==> flow/design.v <==
module alu #(
	parameter INST_W = 4,
	parameter INT_W  = 6,
	parameter FRAC_W = 10,
	parameter DATA_W = INT_W + FRAC_W
)(
	input                      i_clk,
	input                      i_rst_n,
	input                      i_in_valid,
	output                     o_busy,
	input         [INST_W-1:0] i_inst,
	input  signed [DATA_W-1:0] i_data_a,
	input  signed [DATA_W-1:0] i_data_b,
	output                     o_out_valid,
	output        [DATA_W-1:0] o_data
);
	localparam SIGN_ADD = 4'b0000;
	localparam SIGN_SUB = 4'b0001;
	localparam SIGN_MUL = 4'b0010;
	localparam SOFTPLUS = 4'b0100;
	localparam XOR      = 4'b0101;
	localparam ARS      = 4'b0110;  
	localparam LEFT_ROT = 4'b0111;
	localparam CNT_L0   = 4'b1000;  
	localparam REV_M4   = 4'b1001;  
	localparam INIT     = 4'b1010;  
	localparam SIGN_ACC_1 = 4'b0011;
	localparam SIGN_ACC_2 = 4'b1011;
	localparam VECT_W    = 20;
	localparam VECT_SIZE = 16;
	reg [INST_W - 1: 0] current_state;
	reg [INST_W - 1: 0] next_state;
	reg                        o_busy_r;
	reg                        o_out_valid_r;
	reg        [DATA_W - 1: 0] o_data_r;
	wire                       o_busy_w;
	reg                        o_out_valid_w;
	reg        [DATA_W - 1: 0] o_data_w;
	reg signed [VECT_W - 1: 0] data_acc_old [VECT_SIZE - 1: 0];
	reg signed [VECT_W - 1: 0] data_acc_new [VECT_SIZE - 1: 0];
	reg signed [VECT_W - 1: 0] data_acc_out;
	reg signed [DATA_W - 1: 0] i_data_a_r;
	reg signed [DATA_W - 1: 0] i_data_b_r;
	reg need_saturate;
	integer i;
	assign o_busy       = o_busy_r;
	assign o_out_valid  = o_out_valid_r;
	assign o_data       = o_data_r;
	assign o_busy_w     = i_in_valid || current_state != INIT;
	always @ (*)
	begin
		data_acc_out  = 0;
		need_saturate = 0;
		begin
			case (current_state)
				SIGN_ADD:
				begin
					o_out_valid_w = 1;
					o_data_w      = add(i_data_a_r, i_data_b_r);
				end
				SIGN_SUB:
				begin
					o_out_valid_w = 1;
					o_data_w      = sub(i_data_a_r, i_data_b_r);
				end
				SIGN_MUL:
				begin
					o_out_valid_w = 1;
					o_data_w      = mul(i_data_a_r, i_data_b_r);
				end
				SIGN_ACC_1:
				begin
					o_out_valid_w = 0;
					o_data_w      = 0;
				end
				SIGN_ACC_2:
				begin
					data_acc_out = data_acc_new[i_data_a_r[$clog2(VECT_SIZE) - 1: 0]];
					if (data_acc_out[VECT_W - 1])
					begin
						need_saturate = (data_acc_out[(VECT_W - 1) - 1-: (VECT_W - DATA_W)] != {{(VECT_W - DATA_W){1'b1}}});
					end
					else
					begin
						need_saturate = (data_acc_out[(VECT_W - 1) - 1-: (VECT_W - DATA_W)] != {{(VECT_W - DATA_W){1'b0}}});
					end
					o_out_valid_w = 1;
					o_data_w      = (need_saturate) ?
										sat(data_acc_out[VECT_W - 1]) :
										data_acc_out[DATA_W - 1: 0];
				end
				SOFTPLUS:
				begin
					o_out_valid_w = 1;
					o_data_w      = softplus(i_data_a_r);
				end
				XOR:
				begin
					o_out_valid_w = 1;
					o_data_w      = exor(i_data_a_r, i_data_b_r);
				end
				ARS:
				begin
					o_out_valid_w = 1;
					o_data_w      = ars(i_data_a_r, i_data_b_r);
				end
				LEFT_ROT:
				begin
					o_out_valid_w = 1;
					o_data_w      = left_rot(i_data_a_r, i_data_b_r);
				end
				CNT_L0:
				begin
					o_out_valid_w = 1;
					o_data_w      = cnt_l0(i_data_a_r);
				end
				REV_M4:
				begin
					o_out_valid_w = 1;
					o_data_w      = rev_m4(i_data_a_r, i_data_b_r);
				end
				default:
				begin
					o_out_valid_w = 0;
					o_data_w      = 0;
				end
			endcase
		end
	end
	always @ (posedge i_clk or negedge i_rst_n)
	begin
		if (!i_rst_n)
		begin
			i_data_a_r <= 0;
			i_data_b_r <= 0;
		end
		else
		begin
			if (i_in_valid)
			begin
				i_data_a_r <= i_data_a;
				i_data_b_r <= i_data_b;
			end
			else
			begin
				i_data_a_r <= i_data_a_r;
				i_data_b_r <= i_data_b_r;
			end
		end
	end
	always @ (posedge i_clk or negedge i_rst_n)
	begin
		if (!i_rst_n)
		begin
			o_busy_r <= 1;
		end
		else
		begin
			o_busy_r <= o_busy_w;
		end
	end
	always @ (posedge i_clk or negedge i_rst_n)
	begin
		if (!i_rst_n)
		begin
			o_out_valid_r <= 0;
		end
		else
		begin
			o_out_valid_r <= o_out_valid_w;
		end
	end
	always @ (posedge i_clk or negedge i_rst_n)
	begin
		if (!i_rst_n)
		begin
			for (i = 0; i < VECT_SIZE; i = i + 1)
			begin
				data_acc_new[i] <= 0;
			end
		end
		else
		begin
			for (i = 0; i < VECT_SIZE; i = i + 1)
			begin
				if (current_state == SIGN_ACC_1 && i == i_data_a_r)
				begin
					data_acc_new[i] <= data_acc_old[i] + i_data_b_r;
				end
				else
				begin
					data_acc_new[i] <= data_acc_new[i];
				end
			end
		end
	end
	always @ (posedge i_clk or negedge i_rst_n)
	begin
		if (!i_rst_n)
		begin
			for (i = 0; i < VECT_SIZE; i = i + 1)
			begin
				data_acc_old[i] <= 0;
			end
		end
		else if (current_state == SIGN_ACC_2)
		begin
			for (i = 0; i < VECT_SIZE; i = i + 1)
			begin
				data_acc_old[i] <= data_acc_new[i];
			end
		end
	end
	always @ (posedge i_clk or negedge i_rst_n)
	begin
		if (!i_rst_n)
		begin
			current_state <= INIT;
		end
		else
		begin
			current_state <= next_state;
		end
	end
	always @ (*)
	begin
		case (current_state)
			INIT:
			begin
				if (i_in_valid)
				begin
					case (i_inst)
						SIGN_ADD:   next_state = SIGN_ADD;    
						SIGN_SUB:   next_state = SIGN_SUB;    
						SIGN_MUL:   next_state = SIGN_MUL;    
						SIGN_ACC_1: next_state = SIGN_ACC_1;  
						SOFTPLUS:   next_state = SOFTPLUS;    
						XOR:        next_state = XOR;         
						ARS:        next_state = ARS;         
						LEFT_ROT:   next_state = LEFT_ROT;    
						CNT_L0:     next_state = CNT_L0;      
						REV_M4:     next_state = REV_M4;      
						default:    next_state = INIT;        
					endcase
				end
				else
				begin
					next_state = INIT;
				end
			end
			SIGN_ACC_1:
			begin
				next_state = SIGN_ACC_2;
			end
			default:  next_state = INIT;
		endcase
	end
	always @ (posedge i_clk or negedge i_rst_n)
	begin
		if (!i_rst_n)
		begin
			o_data_r <= 0;
		end
		else
		begin
			o_data_r <= o_data_w;
		end
	end
	function automatic signed [DATA_W - 1: 0] add;
		input signed [DATA_W - 1: 0] a;
		input signed [DATA_W - 1: 0] b;
		reg signed [DATA_W - 1: 0] sum;
		reg                        is_overflow;
		begin
			sum = a + b;
			is_overflow = (a[DATA_W - 1] & b[DATA_W - 1] & ~sum[DATA_W - 1]) || (~a[DATA_W - 1] & ~b[DATA_W - 1] & sum[DATA_W - 1]);
			add = (is_overflow) ? sat(!sum[DATA_W - 1]) : sum;
		end
	endfunction
	function automatic signed [DATA_W - 1: 0] sub;
		input signed [DATA_W - 1: 0] a;
		input signed [DATA_W - 1: 0] b;
		reg signed [DATA_W - 1: 0] diff;
		reg                        is_overflow;
		begin
			diff = a - b;
			is_overflow = (a[DATA_W - 1] & ~b[DATA_W - 1] & ~diff[DATA_W - 1]) || (~a[DATA_W - 1] & b[DATA_W - 1] & diff[DATA_W - 1]);
			sub = (is_overflow) ? sat(!diff[DATA_W - 1]) : diff;
		end
	endfunction
	function automatic signed [DATA_W - 1: 0] mul;
		input signed [DATA_W - 1: 0] a;
		input signed [DATA_W - 1: 0] b;
		reg [2 * DATA_W: 0] prod;
		reg                 is_overflow;
		reg                 is_signed;
		begin
			prod = a * b;
			prod = rnd(prod, 9);
			is_signed = prod[2 * DATA_W];
			if (is_signed)
			begin
				is_overflow = (prod[(2 * DATA_W) - 1-: INT_W + 1] != {{(INT_W + 1){1'b1}}});
			end
			else
			begin
				is_overflow = (prod[(2 * DATA_W) - 1-: INT_W + 1] != {{(INT_W + 1){1'b0}}});
			end
			mul = prod[((2 * DATA_W) - INT_W - 1)-: DATA_W];
			mul = (is_overflow) ? sat(is_signed) : mul;
		end
	endfunction
	function automatic signed [DATA_W - 1: 0] softplus;
		input signed [DATA_W - 1: 0] a;
		reg signed [2 * DATA_W: 0] frac;
		reg signed  [INT_W - 1: 0] a_int;
		begin
			a_int = a[(DATA_W - 1)-: INT_W];
			if (a_int >= 'sd2)  
			begin
				softplus = a;
			end
			else if (a_int < 'sd2 && a_int >= 'sd0)  
			begin
				frac = a << 1;
				frac = frac + 12'b1000_0000_0000;
				frac = frac[DATA_W - 1: 0] * 16'hAAAB;
				frac = rnd(frac, 16);
				frac = frac >> 17;
				softplus = frac[DATA_W - 1: 0];
			end
			else if (a_int < 'sd0 && a_int >= -'sd1)  
			begin
				frac = a + 12'b1000_0000_0000;
				frac = frac[DATA_W - 1: 0] * 16'hAAAB;
				frac = rnd(frac, 16);
				frac = frac >> 17;
				softplus = frac[DATA_W - 1: 0];
			end
			else if (a_int < -'sd1 && a_int >= -'sd2)  
			begin
				frac = a << 1;
				frac = frac[DATA_W - 1: 0] + 14'b01_0100_0000_0000;
				frac = frac[DATA_W - 1: 0] * 16'hE38F;
				frac = rnd(frac, 18);
				frac = frac >> 19;
				softplus = frac[DATA_W - 1: 0];
			end
			else if (a_int < -'sd2 && a_int >= -'sd3)  
			begin
				frac = a + 12'b1100_0000_0000;
				frac = frac[DATA_W - 1: 0] * 16'hE38F;
				frac = rnd(frac, 18);
				frac = frac >> 19;
				softplus = frac[DATA_W - 1: 0];
			end
			else  
			begin
				softplus = 0;
			end
		end
	endfunction
	function automatic signed [DATA_W - 1: 0] exor;
		input signed [DATA_W - 1: 0] a;
		input signed [DATA_W - 1: 0] b;
		begin
			exor = a ^ b;
		end
	endfunction
	function automatic signed [DATA_W - 1: 0] ars;
		input signed [DATA_W - 1: 0] a;
		input signed [DATA_W - 1: 0] b;
		begin
			ars = a >>> b;
		end
	endfunction
	function automatic [DATA_W - 1: 0] left_rot;
		input [DATA_W - 1: 0] a;
		input [DATA_W - 1: 0] b;
		begin
			left_rot = (a << b) | (a >> (DATA_W - b));
		end
	endfunction
	function automatic [DATA_W - 1: 0] cnt_l0;
		input [DATA_W - 1: 0] a;
		reg [$clog2(DATA_W): 0] leading_one;
		integer i;
		begin
			if (a == 0)
			begin
				cnt_l0 = DATA_W;
			end
			else
			begin
				leading_one = 0;
				for (i = DATA_W - 1; i > 0; i = i - 1)
				begin
					if (a[i] && i > leading_one)
					begin
						leading_one = i;
					end
				end
				cnt_l0 = DATA_W - 1 - leading_one;
			end
		end
	endfunction
	function automatic [DATA_W - 1: 0] rev_m4;
		input [DATA_W - 1: 0] a;
		input [DATA_W - 1: 0] b;
		integer i;
		begin
			for (i = 0; i < 13; i = i + 1)
			begin
				rev_m4[i] = (a[i+: 4] == b[(DATA_W - 1 - i)-: 4]);
			end
			rev_m4[DATA_W - 1-: 3] = 0;
		end
	endfunction
	function automatic signed [DATA_W - 1: 0] sat;
		input is_signed;
		begin
			sat = (is_signed) ? 16'b1000_0000_0000_0000 : 16'b0111_1111_1111_1111;
		end
	endfunction
	function automatic signed [2 * DATA_W: 0] rnd;
		input signed [2 * DATA_W: 0] a;
		input    [$clog2(DATA_W): 0] rounding_bit;
		begin
			rnd = (a[rounding_bit]) ? a + (1'b1 << rounding_bit) : a;
		end
	endfunction
endmodule
Tool chain data of alu
What the tools print for alu, step after step.
Line numbers count from 1 in the design file above.
Operators: Yosys type, input widths -> output width; for muxes data width and select width s.
Cell names lack the library's common part.
{"block": "design", "design": "alu", "clock_port": "i_clk", "cell_library": "sky130hd", "pvt_corner": "tt_025C_1v80"}

Elaborated design
Yosys after proc, flatten, opt, wreduce and memory -nomap, before mapping. Print and check cells are not counted.
Yosys's memory passes give these memory sizes; they may raise the number of words (mostly to a power of two), join words into wider ones and drop unused or constant bits.
{"block": "bits", "mem_bits_ro": 64, "in_bits": 39, "regBits": 694, "mem_count": 1, "out_inout_bits": 18}
{"block": "mem_list", "name": "(no name shown)", "words": 16, "width": 4, "rd": 1, "wr": 0, "line": 232, "source": "case (i_inst)"}
{"block": "op_classes", "reduce_logical": 44, "n_addsub": 29, "n_shift": 3, "n_cmp": 23, "n_eq": 57, "n_mux": 74, "n_logic": 14, "multipliers": 5}
{"block": "ops", "cell": "$mul 16x16->32 const B", "count": 4}
{"block": "ops", "cell": "$mul 16x16->32", "count": 1}
{"block": "ops", "cell": "$add 20x16->20", "count": 16}
{"block": "ops", "cell": "$pmux 20 s16", "count": 1}
{"block": "ops", "cell": "$mux 5", "count": 44}
{"block": "ops", "cell": "$mux 16", "count": 12}
{"block": "ops", "cell": "$mux 33", "count": 5}
{"block": "ops", "cell": "$pmux 16 s10", "count": 1}
{"block": "ops", "cell": "$eq 5x16->1 const A", "count": 8}
{"block": "ops", "cell": "$add 32x17->33 const B", "count": 2}
{"block": "ops", "cell": "$add 32x19->33 const B", "count": 2}
{"block": "ops", "cell": "$eq 4x16->1 const A", "count": 4}
{"block": "ops", "cell": "$eq 4x4->1", "count": 13}
{"block": "ops", "cell": "$add 16x12->16 const B", "count": 3}
{"block": "ops", "cell": "$eq 4x4->1 const B", "count": 12}
{"block": "ops", "cell": "$gt 4x5->1 const A", "count": 7}
{"block": "ops", "cell": "$logic_and 1x1->1", "count": 34}
{"block": "ops", "cell": "$add 32x11->33 const B", "count": 1}
{"block": "ops", "cell": "$shr 16x32->16", "count": 1}
{"block": "ops", "cell": "$logic_not 16->1", "count": 2}
{"block": "ops", "cell": "$eq 3x16->1 const A", "count": 2}
{"block": "ops", "cell": "$eq 4x3->1 const B", "count": 8}
{"block": "ops", "cell": "$mux 14", "count": 2}
{"block": "ops", "cell": "$gt 3x5->1 const A", "count": 4}
{"block": "ops", "cell": "$mux 20", "count": 1}
{"block": "ops", "cell": "$sub 5x16->17 const A", "count": 1}
{"block": "ops", "cell": "$add 16x13->16 const B", "count": 1}
{"block": "ops", "cell": "$add 16x16->16", "count": 1}
Not listed: further kinds 29, cells in them 56.

Depth
Depth = most cells in a row (Yosys ltp): at word level without a register or memory, in the mapped netlist without a sequential cell, where the memories' decode and read muxes count.
{"block": "logic_depth", "depth_word": 76, "abc_area": 0, "mapped_depth": 34}

Synthesis result
Yosys stat after the flow's synthesis: flattened, memories mapped to cells. It holds for the ABC_AREA given above (unset counts as 0); a run with the other value may have another netlist.
{"block": "by_type", "cell": "dfrtp_1", "count": 691}
{"block": "by_type", "cell": "ha_1", "count": 883}
{"block": "by_type", "cell": "fa_1", "count": 537}
{"block": "by_type", "cell": "nand2_1", "count": 1673}
{"block": "by_type", "cell": "inv_1", "count": 891}
{"block": "by_type", "cell": "o21ai_0", "count": 527}
{"block": "by_type", "cell": "xnor2_1", "count": 238}
{"block": "by_type", "cell": "a21oi_1", "count": 353}
{"block": "by_type", "cell": "xor2_1", "count": 199}
{"block": "by_type", "cell": "nor2_1", "count": 343}
{"block": "by_type", "cell": "clkbuf_1", "count": 274}
{"block": "by_type", "cell": "a21o_1", "count": 119}
{"block": "by_type", "cell": "nand3_1", "count": 137}
{"block": "by_type", "cell": "a22oi_1", "count": 80}
{"block": "by_type", "cell": "nor3_1", "count": 106}
{"block": "by_type", "cell": "o31ai_1", "count": 63}
{"block": "by_type", "cell": "mux2_2", "count": 38}
{"block": "by_type", "cell": "a31oi_1", "count": 54}
Not listed: further types 97, cells in them 931.
{"block": "mapped", "buf_cells": 304, "mapped_area_um2": 70531.4, "seqArea_um2": 17370.4, "flip_flops": 694, "mapped_cells": 8137}

Worst setup path after synthesis
Source: OpenSTA report_checks on the synthesized netlist (no wires, ideal clock, input and output delay 20% of the period each), path of least setup slack; recovery checks are left aside. Register names are those of the netlist, which keeps one name where synthesis merged equal registers.
{"block": "synth_timing", "path_kind": "register to register", "start": "register i_data_b_r[1]", "end": "register o_data_r[14]", "setup_time_ps": 129, "arrival_time_ps": 8566, "slack_ps": 1305, "path_stages": 33, "required_time_ps": 9871, "delay_ps": 8695, "clock_period_ps": 10000, "synth_period_reached_ps": 8695}
"delay_ps" = arrival - input delay + setup time.
"path_stages" counts driving pins, that of a launching flip-flop among them; a cell with two outputs on the path counts twice.
"synth_period_reached_ps" = period - worst setup slack (recovery checks aside). The figure is calculated, with input and output delays left at 20% of the set period.
The rows between start and end are the longest chain of elaborated cells between them; the timing report does not say that the signal goes this way. Where chains are equally long, one stands for them.
Each line given opens the expression or statement behind the cell; cells for indexed reads and writes are added by Yosys, which also makes memories of some case tables.
A register here has more assigning lines than the two given.
{"block": "synth_via", "cell_sequence": "dfrtp_1 > buf_4 > inv_1 > buf_1 > buf_1 > nor2_1 > fa_1 > inv_1 > fa_1 > inv_1 > fa_1 > inv_1 > fa_1 > inv_1 > fa_1 > inv_1 > fa_1 > inv_1 > ha_1 > buf_4 > o21a_1 > nor2_1 > or4_4 > o221ai_4 > xor2_4 > nand3_4 > nor4_4 > nand4_1 > nor3_1 > o211ai_1 > a211o_1 > a211oi_1 > o21ai_1", "elab_chain_cells": 8, "cells_between": 29, "cone_lines": 16}
{"block": "synth_lines", "element": "start: declaration", "line": 43, "source": "reg signed [DATA_W - 1: 0] i_data_b_r;"}
{"block": "synth_lines", "element": "start: assignment", "line": 142, "source": "i_data_b_r <= i_data_b;"}
{"block": "synth_lines", "element": "start: assignment", "line": 147, "source": "i_data_b_r <= i_data_b_r;"}
{"block": "synth_lines", "element": "$mul 16x16->32", "line": 298, "source": "prod = a * b;"}
{"block": "synth_lines", "element": "$add 32x11->33", "line": 429, "source": "rnd = (a[rounding_bit]) ? a + (1'b1 << rounding_bit) : a;"}
{"block": "synth_lines", "element": "$mux 33", "line": 429}
{"block": "synth_lines", "element": "$reduce_bool 7->1", "line": 307, "source": "is_overflow = (prod[(2 * DATA_W) - 1-: INT_W + 1] != {{(INT_W + 1){1'b0}}});"}
{"block": "synth_lines", "element": "$mux 1", "line": 301, "source": "if (is_signed)"}
{"block": "synth_lines", "element": "$mux 1", "line": 55, "source": "case (current_state)"}
{"block": "synth_lines", "element": "$mux 16", "line": 310, "source": "mul = (is_overflow) ? sat(is_signed) : mul;"}
{"block": "synth_lines", "element": "$pmux 16 s10", "line": 55}
{"block": "synth_lines", "element": "end: assignment", "line": 262, "source": "o_data_r <= 0;"}
{"block": "synth_lines", "element": "end: assignment", "line": 266, "source": "o_data_r <= o_data_w;"}
{"block": "synth_lines", "element": "end: declaration", "line": 35, "source": "reg [DATA_W - 1: 0] o_data_r;"}

Path in the finished layout
Path of least setup slack in the final report of entry A (OpenROAD, finished layout, wires in). Where an end is a register, its clock arrival counts in the times.
The path's times are printed in steps of 10 ps; the period is the one set.
{"block": "layout_timing", "path_kind": "register to register", "start": "register i_data_a_r[10]", "end": "register o_data_r[1]", "setup_time_ps": 160, "arrival_time_ps": 9320, "path_stages": 26, "clock_period_ps": 9590, "required_time_ps": 10110, "slack_ps": 790}
A register here has more assigning lines than the two given.
{"block": "layout_via", "cell_sequence": "dfrtp_1 > inv_2 > buf_4 > nor2_1 > fa_1 > inv_1 > fa_1 > fa_1 > fa_1 > fa_1 > fa_1 > inv_1 > ha_1 > a21oi_1 > o21bai_1 > a221oi_4 > o2111ai_1 > nand4_1 > nand3_1 > nor4_2 > nand4_1 > nor3_1 > o211ai_1 > and2_4 > a21oi_1 > o221ai_1"}
{"block": "layout_lines", "element": "start: declaration", "line": 42, "source": "reg signed [DATA_W - 1: 0] i_data_a_r;"}
{"block": "layout_lines", "element": "start: assignment", "line": 141, "source": "i_data_a_r <= i_data_a;"}
{"block": "layout_lines", "element": "start: assignment", "line": 146, "source": "i_data_a_r <= i_data_a_r;"}
{"block": "layout_lines", "element": "end: assignment", "line": 262, "source": "o_data_r <= 0;"}
{"block": "layout_lines", "element": "end: assignment", "line": 266, "source": "o_data_r <= o_data_w;"}
{"block": "layout_lines", "element": "end: declaration", "line": 35, "source": "reg [DATA_W - 1: 0] o_data_r;"}
Chain of elaborated cells between the ends: none given.

==> results <==
6 stored runs of alu in the flow (synthesis by Yosys, layout by OpenROAD, sky130hd cells), in arbitrary order. Constraints: input delay and output delay 20% of the set period each, output load 0.01 pF.
"achieved_period_ps" means the clock period less the worst setup slack. The figure is calculated, with input and output delays left at 20% of the set period.
"worst_path_ps" = time allowed to the worst setup path (clock period - input delay - output delay, where it has them) - its slack; a late launch clock adds to it, a late capture clock takes from it.
"worst_path_ps" is known to 10 ps.

{"run": "entry A", "settings": { "CORE_ASPECT_RATIO": 1.17, "CORE_MARGIN": 3, "CORE_UTILIZATION": 37, "CTS_CLUSTER_DIAMETER": 104, "CTS_CLUSTER_SIZE": 12, "GPL_ROUTABILITY_DRIVEN": 1, "GPL_TIMING_DRIVEN": 1, "MAX_ROUTING_LAYER": "met4", "PLACE_DENSITY": 0.56, "SETUP_SLACK_MARGIN": -0.9, "SLEW_MARGIN": 10, "period_ns": 9.59, "CAP_MARGIN": 20 }, "results": { "final_cell_area_um2": 76273.2, "die_footprint_um2": 195917.0, "worst_path_ps": 8800, "critical_path_type": "register to register", "yosys_chip_area_um2": 70531.4, "final_hold_ws_ps": 459, "achieved_period_ps": 8797, "ws_setup_ps": 793, "tns_ps": 0, "utilization_pct": 40.4 }}
{"run": "entry B", "settings": { "CELL_PAD_IN_SITES_DETAIL_PLACEMENT": 2, "CELL_PAD_IN_SITES_GLOBAL_PLACEMENT": 1, "CORE_MARGIN": 3, "CORE_UTILIZATION": 70, "CTS_CLUSTER_DIAMETER": 247, "CTS_CLUSTER_SIZE": 73, "GPL_ROUTABILITY_DRIVEN": 0, "MIN_ROUTING_LAYER": "met2", "PLACE_DENSITY": 0.42, "SETUP_SLACK_MARGIN": 1.25, "SLEW_MARGIN": 30, "period_ns": 10.5, "CAP_MARGIN": 20 }, "outcome": "did not finish, placement stopped with GPL-0301"}
{"run": "entry C", "settings": { "CORE_UTILIZATION": 45, "period_ns": 9.32, "CAP_MARGIN": 20, "CORE_MARGIN": 2, "SLEW_MARGIN": 20 }, "results": { "final_cell_area_um2": 76804.9, "die_footprint_um2": 159920.0, "worst_path_ps": 8860, "critical_path_type": "register to register", "yosys_chip_area_um2": 70531.4, "final_hold_ws_ps": 463, "achieved_period_ps": 8861, "ws_setup_ps": 459, "tns_ps": 0, "utilization_pct": 49.2 }}
{"run": "entry D", "settings": { "CELL_PAD_IN_SITES_DETAIL_PLACEMENT": 2, "CORE_MARGIN": 3, "CORE_UTILIZATION": 38, "CTS_CLUSTER_DIAMETER": 247, "CTS_CLUSTER_SIZE": 73, "HOLD_SLACK_MARGIN": 0.22, "PLACE_DENSITY": 0.42, "SETUP_SLACK_MARGIN": 1.25, "period_ns": 10.5, "CAP_MARGIN": 20, "SLEW_MARGIN": 20 }, "results": { "final_cell_area_um2": 74752.9, "die_footprint_um2": 190816.0, "worst_path_ps": 8860, "critical_path_type": "register to register", "yosys_chip_area_um2": 70531.4, "final_hold_ws_ps": 520, "achieved_period_ps": 8864, "ws_setup_ps": 1636, "tns_ps": 0, "utilization_pct": 40.7 }}
{"run": "entry E", "settings": { "CAP_MARGIN": 35, "CELL_PAD_IN_SITES_DETAIL_PLACEMENT": 1, "CELL_PAD_IN_SITES_GLOBAL_PLACEMENT": 0, "CORE_ASPECT_RATIO": 1.57, "CORE_MARGIN": 6, "CORE_UTILIZATION": 25, "CTS_CLUSTER_DIAMETER": 376, "CTS_CLUSTER_SIZE": 40, "GPL_ROUTABILITY_DRIVEN": 1, "MIN_ROUTING_LAYER": "met1", "PLACE_DENSITY_LB_ADDON": 0.17, "SETUP_SLACK_MARGIN": -0.14, "SLEW_MARGIN": 25, "period_ns": 10.0 }, "results": { "final_cell_area_um2": 76729.8, "die_footprint_um2": 295341.0, "worst_path_ps": 9320, "critical_path_type": "register to register", "yosys_chip_area_um2": 70531.4, "final_hold_ws_ps": 500, "achieved_period_ps": 9324, "ws_setup_ps": 676, "tns_ps": 0, "utilization_pct": 27.4 }}
{"run": "entry F", "settings": { "CAP_MARGIN": 25, "CORE_ASPECT_RATIO": 0.65, "CORE_UTILIZATION": 37, "GPL_ROUTABILITY_DRIVEN": 1, "PLACE_DENSITY": 0.84, "SETUP_SLACK_MARGIN": -0.54, "TNS_END_PERCENT": 5, "period_ns": 8.43, "CORE_MARGIN": 2, "SLEW_MARGIN": 20 }, "results": { "final_cell_area_um2": 77559.4, "die_footprint_um2": 194217.0, "worst_path_ps": 8480, "critical_path_type": "register to register", "yosys_chip_area_um2": 70531.4, "final_hold_ws_ps": 470, "achieved_period_ps": 8477, "ws_setup_ps": -47, "tns_ps": -47, "utilization_pct": 40.9 }}
